==> flow/design.v <==
`timescale 1ns / 1ps
module microprocessor(
  input             clk,
  input             sys_rst,
  input      [15:0] din,
  output     [15:0] dout,
  output     [15:0] imem_addr,
  input      [31:0] imem_data,
  output     [15:0] dmem_addr,
  output            dmem_we,
  input      [15:0] dmem_rdata,
  output            halted
);
reg [31:0] IR;             
reg [15:0] GPR [31:0];     
reg [15:0] SGPR;           
reg [15:0] PC;
reg sign, zero, overflow, carry;
reg jmp_flag;
reg stop;
localparam [2:0] idle            = 3'd0;   
localparam [2:0] fetch_inst      = 3'd1;   
localparam [2:0] dec_exec_inst   = 3'd2;   
localparam [2:0] next_inst       = 3'd3;   
localparam [2:0] sense_halt      = 3'd4;   
reg [2:0] state, next_state;
wire [15:0] src1 = GPR[IR[21:17]];
wire [15:0] src2 = IR[16] ? IR[15:0] : GPR[IR[15:11]];
wire [15:0] rdv  = GPR[IR[26:22]];
wire [16:0] sum     = {1'b0, src1} + {1'b0, src2};
wire [15:0] diff    = src1 - src2;
wire [31:0] mul_res = src1 * src2;
wire [15:0] quot    = (src2 == 16'd0) ? 16'hFFFF : (src1 / src2);
reg        wr_en;
reg [15:0] wr_val;
reg        jmp_n;
reg        stop_n;
always @(*) begin
  wr_en  = 1'b1;
  wr_val = rdv;
  jmp_n  = 1'b0;
  stop_n = 1'b0;
  case (IR[31:27])
    5'b00000 : wr_val = SGPR;
    5'b00001     : wr_val = IR[16] ? IR[15:0] : src1;
    5'b00010     : wr_val = sum[15:0];
    5'b00011     : wr_val = diff;
    5'b00100     : wr_val = mul_res[15:0];
    5'b00101     : wr_val = quot;
    5'b00110     : wr_val = src1 | src2;
    5'b00111    : wr_val = src1 & src2;
    5'b01000    : wr_val = src1 ^ src2;
    5'b01001   : wr_val = src1 ~^ src2;
    5'b01010   : wr_val = ~(src1 & src2);
    5'b01011    : wr_val = ~(src1 | src2);
    5'b01100    : wr_val = IR[16] ? ~IR[15:0] : ~src1;
    5'b01111 : wr_val = dmem_rdata;
    default  : wr_en = 1'b0;
  endcase
  case (IR[31:27])
    5'b10000        : jmp_n = 1'b1;
    5'b10001      : jmp_n = carry;
    5'b10011       : jmp_n = sign;
    5'b10101       : jmp_n = zero;
    5'b10111   : jmp_n = overflow;
    5'b10010    : jmp_n = ~carry;
    5'b10100     : jmp_n = ~sign;
    5'b10110     : jmp_n = ~zero;
    5'b11000 : jmp_n = ~overflow;
    5'b11001        : stop_n = 1'b1;
    default      : ;
  endcase
end
wire [15:0] rd_new = wr_en ? wr_val : rdv;
wire sign_n  = (IR[31:27] == 5'b00100) ? mul_res[31] : rd_new[15];
wire zero_n  = (IR[31:27] == 5'b00100) ? ~(|mul_res) : ~(|rd_new);
wire carry_n = (IR[31:27] == 5'b00010) ? sum[16] : 1'b0;
wire ovf_n   = (IR[31:27] == 5'b00010) ? ((~src1[15] & ~src2[15] & rd_new[15]) | (src1[15] & src2[15] & ~rd_new[15])) :
               (IR[31:27] == 5'b00011) ? ((~src1[15] & src2[15] & rd_new[15]) | (src1[15] & ~src2[15] & ~rd_new[15])) :
               1'b0;
always @(posedge clk) begin
  if (sys_rst)
    state <= idle;
  else
    state <= next_state;
end
always @(*) begin
  case (state)
    idle            : next_state = fetch_inst;
    fetch_inst      : next_state = dec_exec_inst;
    dec_exec_inst   : next_state = next_inst;
    next_inst       : next_state = sense_halt;
    sense_halt      : next_state = stop ? sense_halt : fetch_inst;
    default         : next_state = idle;
  endcase
end
always @(posedge clk) begin
  if (sys_rst) begin
    sign     <= 1'b0;
    zero     <= 1'b0;
    overflow <= 1'b0;
    carry    <= 1'b0;
    jmp_flag <= 1'b0;
    stop     <= 1'b0;
  end else begin
    case (state)
      idle: begin
        IR <= 32'h0;
        PC <= 16'd0;
      end
      fetch_inst: begin
        IR <= imem_data;
      end
      dec_exec_inst: begin
        if (wr_en)
          GPR[IR[26:22]] <= wr_val;
        if (IR[31:27] == 5'b00100)
          SGPR <= mul_res[31:16];
        sign     <= sign_n;
        zero     <= zero_n;
        carry    <= carry_n;
        overflow <= ovf_n;
        jmp_flag <= jmp_n;
        stop     <= stop_n;
      end
      next_inst: begin
        PC <= jmp_flag ? IR[15:0] : PC + 16'd1;
      end
      default: ;
    endcase
  end
end
assign imem_addr = PC;
assign dmem_addr = IR[15:0];
assign dmem_we   = (state == dec_exec_inst) && ((IR[31:27] == 5'b01101) || (IR[31:27] == 5'b01110));
assign dout      = (IR[31:27] == 5'b01110) ? din : src1;
assign halted    = stop;
endmodule
# From RTL to reports: microprocessor
# Module microprocessor before and after one edit of its RTL, step after step.
# "orig" refers to lines of the RTL above, "edited" to lines of the edited file.
# "delta": "edited" minus "orig" as printed here.
# Library cell names are shortened.
# The mark - stands for no value.
# design
top	microprocessor
clock	clk
cell_library	sky130hd
lib_corner	tt_025C_1v80

# Edit of the RTL
# Unified diff, file above to edited file.
# The edit is scripted: it alters the design's behaviour and was not made to optimise anything.
# begin of diff
@@ -31,5 +31,5 @@
 wire [15:0] diff    = src1 - src2;
 wire [31:0] mul_res = src1 * src2;
-wire [15:0] quot    = (src2 == 16'd0) ? 16'hFFFF : (src1 / src2);
+wire [15:0] quot    = (src2 == 16'd0) ? 16'hFFFF : (src1 >> src2);
 reg        wr_en;
 reg [15:0] wr_val;
# end of diff

# Elaborated design
# Yosys after proc, flatten, opt, wreduce and memory -nomap, before mapping. Print and check cells are not counted. Equal cells are merged and count once.
# Yosys's memory passes give these memory sizes; they may raise the number of words (mostly to a power of two), join words into wider ones and drop unused or constant bits.
# bits
element	orig	edited	delta
ff_bits	73	73	0
ram_bits	512	512	0
clocked_rd_ports_x_width	48	48	0
mem_count	1	1	0
input_bits	66	66	0
elab_cells	118	118	0
# op_classes
element	orig	edited	delta
add_sub_neg	3	3	0
mul	1	1	0
n_div	1	0	-1
eq_ne	29	29	0
shifts	0	1	1
muxes	32	32	0
bitwise	28	28	0
reduce_and_logical	13	13	0
# mem_list
element	orig	edited
mem_shapes	GPR 32x16 r3 w1	GPR 32x16 r3 w1
# ops
op	orig	edited	delta
16-bit by 16-bit divider with 16-bit output	1	0	-1
16-bit by 16-bit >> shifter with 16-bit output	0	1	1
5-bit equality test with constant B	10	10	0
1-bit two-way mux	10	10	0
16-bit two-way mux	10	10	0
1-bit NOT	10	10	0
1-bit AND	8	8	0
5-bit by 4-bit equality test with 1-bit output with constant B	8	8	0
5-bit two-way mux	6	6	0
5-bit by 3-bit equality test with 1-bit output with constant B	4	4	0
16-bit NOT	4	4	0
3-bit by 2-bit equality test with 1-bit output with constant B	2	2	0
5-bit by 2-bit equality test with 1-bit output with constant B	2	2	0
1-bit bitwise OR	2	2	0
2-bit AND reduction	2	2	0
2-bit nonzero test	2	2	0
16-bit by 1-bit adder with 16-bit output with constant B	1	1	0
16-bit by 16-bit adder with 17-bit output	1	1	0
16-bit AND	1	1	0
3-bit by 1-bit equality test with 1-bit output with constant B	1	1	0
3-bit equality test with constant B	1	1	0
5-bit by 1-bit equality test with 1-bit output with constant B	1	1	0
1-bit logical AND	1	1	0
16-bit logical NOT	1	1	0
3-bit logical NOT	1	1	0
5-bit logical NOT	1	1	0
1-bit logical OR	1	1	0
16-bit by 16-bit multiplier with 32-bit output	1	1	0
# Not every row of either side is listed.

# Logic depth
# Yosys ltp: most cells in a row. Word level: on the elaborated netlist, between registers, memories and ports. Mapped: between sequential cells and ports; inverters and the memories' decode and read muxes count.
# logic_depth
element	orig	edited	delta
depth_word	10	10	0
ABC_AREA	0	0	-
ltp_mapped	167	40	-127
ltp_nobuf	149	31	-118

# After synthesis
# The flow's flattened synthesis, as Yosys stat reports it; memories are mapped. The netlist is that of the ABC_AREA named above (0 if unset); the other value can give another one.
# synth_totals
element	orig	edited	delta
stdcells	4449	3551	-898
mapped_area_um2	50752.4	44580.3	-6172.1
flip_flops	602	602	0
buffers	264	262	-2
# by_type
type	orig	edited	delta
ha_1	293	156	-137
nand2_1	407	294	-113
a21oi_1	182	97	-85
o21ai_0	162	82	-80
mux2i_1	199	133	-66
nor2_1	324	267	-57
nor3_1	84	40	-44
o21a_1	44	6	-38
inv_1	320	288	-32
or3_1	40	12	-28
or2_2	30	5	-25
xnor2_1	57	36	-21
a211oi_1	31	10	-21
buf_2	38	57	19
a221oi_1	27	46	19
buf_1	33	18	-15
or4_1	18	4	-14
nor4_1	25	12	-13
# Not every row of either side is listed.

# Path before layout
# OpenSTA on the mapped netlist: ideal clock, no wires. The path of least setup slack (recovery checks aside). Input and output delay are each 20% of the period. Register names are those of the netlist, which keeps one name where synthesis merged equal registers.
# synth_path
element	orig	edited	delta
kind	reg-to-reg	input-to-output	-
startpoint	reg (name not given)	in din[0]	-
endpoint	reg zero	out dout[0]	-
period_ns	30.0	30.0	0.0
input_delay_ns	-	6.000	-
launch_ns	0.000	6.000	6.000
arrival_time_ns	32.231	6.272	-25.959
required_time_ns	29.873	24.000	-5.873
slack_ns	-2.358	17.728	20.086
delay_ns	32.358	0.272	-32.086
stages	155	1	-154
path_buffers	19	0	-19
period_less_setup_slack_ns	32.358	12.272	-20.086
# "delay_ns" is the arrival time less input delay plus setup time.
# A path that ends at an output port has no setup time.
# "stages" counts driving pins, that of a launching flip-flop among them; a cell with two outputs on the path counts twice.
# "period_less_setup_slack_ns" is the clock period less the worst setup slack; recovery checks do not enter. This is arithmetic on one report: input and output delays are still those of the set period (20% each).
# Between the ends stands the longest chain of elaborated cells between them, by number of cells; it is not shown to be the way that was timed. Of several equally long chains one is given.
# A line is the first line of the expression or statement that the cell stems from. Yosys adds cells for indexed reads and writes and turns some case tables into memories.
# synth_between_orig
path_cell_list	dfxtp_1 > buf_4 > buf_6 > buf_6 > buf_6 > buf_2 > buf_2 > buf_2 > mux4_2 > a22oi_1 > nand3_1 > a221oi_1 > clkbuf_1 > ha_1 > a22oi_1 > ha_1 > o21a_1 > nor2_1 > [119 not listed] > o31ai_1 > a21oi_1 > clkbuf_1 > clkbuf_1 > mux2i_1 > ha_1 > a21boi_0 > o21a_1 > o21ai_0 > a21oi_1 > o211a_1 > o21ai_0 > a21oi_1 > o31ai_1 > a31oi_1 > nor4_1 > o21ai_1 > o211ai_1
# synth_lines_orig
element	line_no	source
to (assign)	100	zero     <= 1'b0;
to (assign)	120	zero     <= zero_n;
to (decl)	18	reg sign, zero, overflow, carry;
# orig: No chain of elaborated cells between the ends is given.
# synth_between_edited
path_cell_list	mux2_2
elab_chain_len	1
cone_cells	1
cone_lines	1
cone_classes	1 x mux
# synth_lines_edited
element	line_no	source
from (decl)	5	input      [15:0] din,
16-bit two-way mux	136	assign dout      = (IR[31:27] == 5'b01110) ? din : src1;
to (decl)	6	output     [15:0] dout,

# Path in the finished layout
# Path of least setup slack in the final report of each run of pair A (OpenROAD, finished layout, wires in). Where an end is a register, its clock arrival counts in the times.
# layout_path
element	orig	edited	delta
kind	reg-to-reg	input-to-output	-
startpoint	reg IR[16]	in din[10]	-
endpoint	mem GPR[22][0]	out dout[10]	-
period_ns	30.0	30.0	0.0
input_delay_ns	-	6.00	-
launch_ns	0.64	6.00	5.36
arrival_time_ns	29.21	7.19	-22.02
required_time_ns	30.35	24.00	-6.35
slack_ns	1.14	16.81	15.67
stages	142	4	-138
path_buffers	13	2	-11
# Between the ends stands the longest chain of elaborated cells between them, by number of cells; it is not shown to be the way that was timed. Of several equally long chains one is given.
# layout_between_orig
path_cell_list	edfxtp_1 > buf_4 > buf_4 > nand2_1 > nand4_1 > a22oi_2 > nand4_1 > nor3_4 > a22oi_2 > ha_1 > o21a_1 > nor2_1 > or3_4 > nor2_4 > nor2_1 > a21oi_1 > ha_1 > o21a_1 > [106 not listed] > o211ai_1 > a21boi_1 > o31ai_2 > a211oi_4 > o31ai_2 > a21oi_2 > buf_6 > inv_1 > mux2_2 > a41oi_2 > ha_1 > a21o_1 > a21o_1 > a211oi_1 > buf_4 > a31oi_4 > buf_12 > buf_12
elab_chain_len	7
cone_cells	19
cone_classes	2 x add/sub; 1 x mul; 1 x div; 8 x mux; 6 x logic; 1 x reduce/logical
# layout_lines_orig
element	line_no	source
from (decl)	14	reg [31:0] IR;
from (assign)	108	IR <= 32'h0;
from (assign)	112	IR <= imem_data;
16-bit two-way mux	28	wire [15:0] src2 = IR[16] ? IR[15:0] : GPR[IR[15:11]];
16-bit by 16-bit divider with 16-bit output	33	wire [15:0] quot    = (src2 == 16'd0) ? 16'hFFFF : (src1 / src2);
16-bit two-way mux	33
16-bit parallel mux with 14-bit select	43	case (IR[31:27])
16-bit two-way mux	115	if (wr_en)
16-bit two-way mux	106	case (state)
16-bit two-way mux	98	if (sys_rst) begin
to (decl)	15	reg [15:0] GPR [31:0];
# layout_between_edited
path_cell_list	clkdlybuf4s50_1 > nor2_1 > a21oi_1 > clkdlybuf4s50_1
elab_chain_len	1
cone_cells	1
cone_lines	1
cone_classes	1 x mux
# layout_lines_edited
element	line_no	source
from (decl)	5	input      [15:0] din,
16-bit two-way mux	136	assign dout      = (IR[31:27] == 5'b01110) ? din : src1;
to (decl)	6	output     [15:0] dout,

# Flow runs
# Both versions went through the flow (Yosys, OpenROAD) with the same settings in each pair. Constraints: input delay and output delay 20% of the set period each, output load 0.01 pF.
# settings_pair_A
CORE_UTILIZATION	30
period_ns	30.0
CAP_MARGIN	20
CORE_MARGIN	2
SLEW_MARGIN	20
# measured_pair_A
element	orig	edited	delta
ys_area_um2	50752.4	44580.3	-6172.1
dieArea_um2	172482.0	151699.0	-20783.0
final_stdcell_area_um2	60511.8	50178.1	-10333.7
fin_util_pct	36.1	34.0	-2.1
setup_worst_slack_ns	1.145	16.815	15.670
total_negative_slack_ns	0.000	0.000	0.000
holdWs_ns	0.467	0.466	-0.001
achieved_period_ns	28.855	13.185	-15.670
# settings_pair_B
ABC_AREA	1
CELL_PAD_IN_SITES_GLOBAL_PLACEMENT	3
CORE_UTILIZATION	23
CTS_CLUSTER_DIAMETER	361
GPL_TIMING_DRIVEN	1
SETUP_SLACK_MARGIN	-2.0
TNS_END_PERCENT	15
period_ns	30.2
CAP_MARGIN	20
CORE_MARGIN	2
SLEW_MARGIN	20
# measured_pair_B
element	orig	edited	delta
ys_area_um2	51648.3	46778.6	-4869.7
dieArea_um2	228365.0	207007.0	-21358.0
final_stdcell_area_um2	63836.2	53426.2	-10410.0
fin_util_pct	28.7	26.4	-2.3
setup_worst_slack_ns	0.149	16.947	16.798
total_negative_slack_ns	0.000	0.000	0.000
holdWs_ns	0.463	0.458	-0.005
power.total_uw	8039	6494	-1545
achieved_period_ns	30.051	13.253	-16.798
# "achieved_period_ns": clock period set for the run, less the worst setup slack. It is reckoned from that one timing run; input and output delays stay at 20% of the period that was set.
# "power.total_uw" rests on the timing tool's default activity at the inputs, not on a simulated workload.
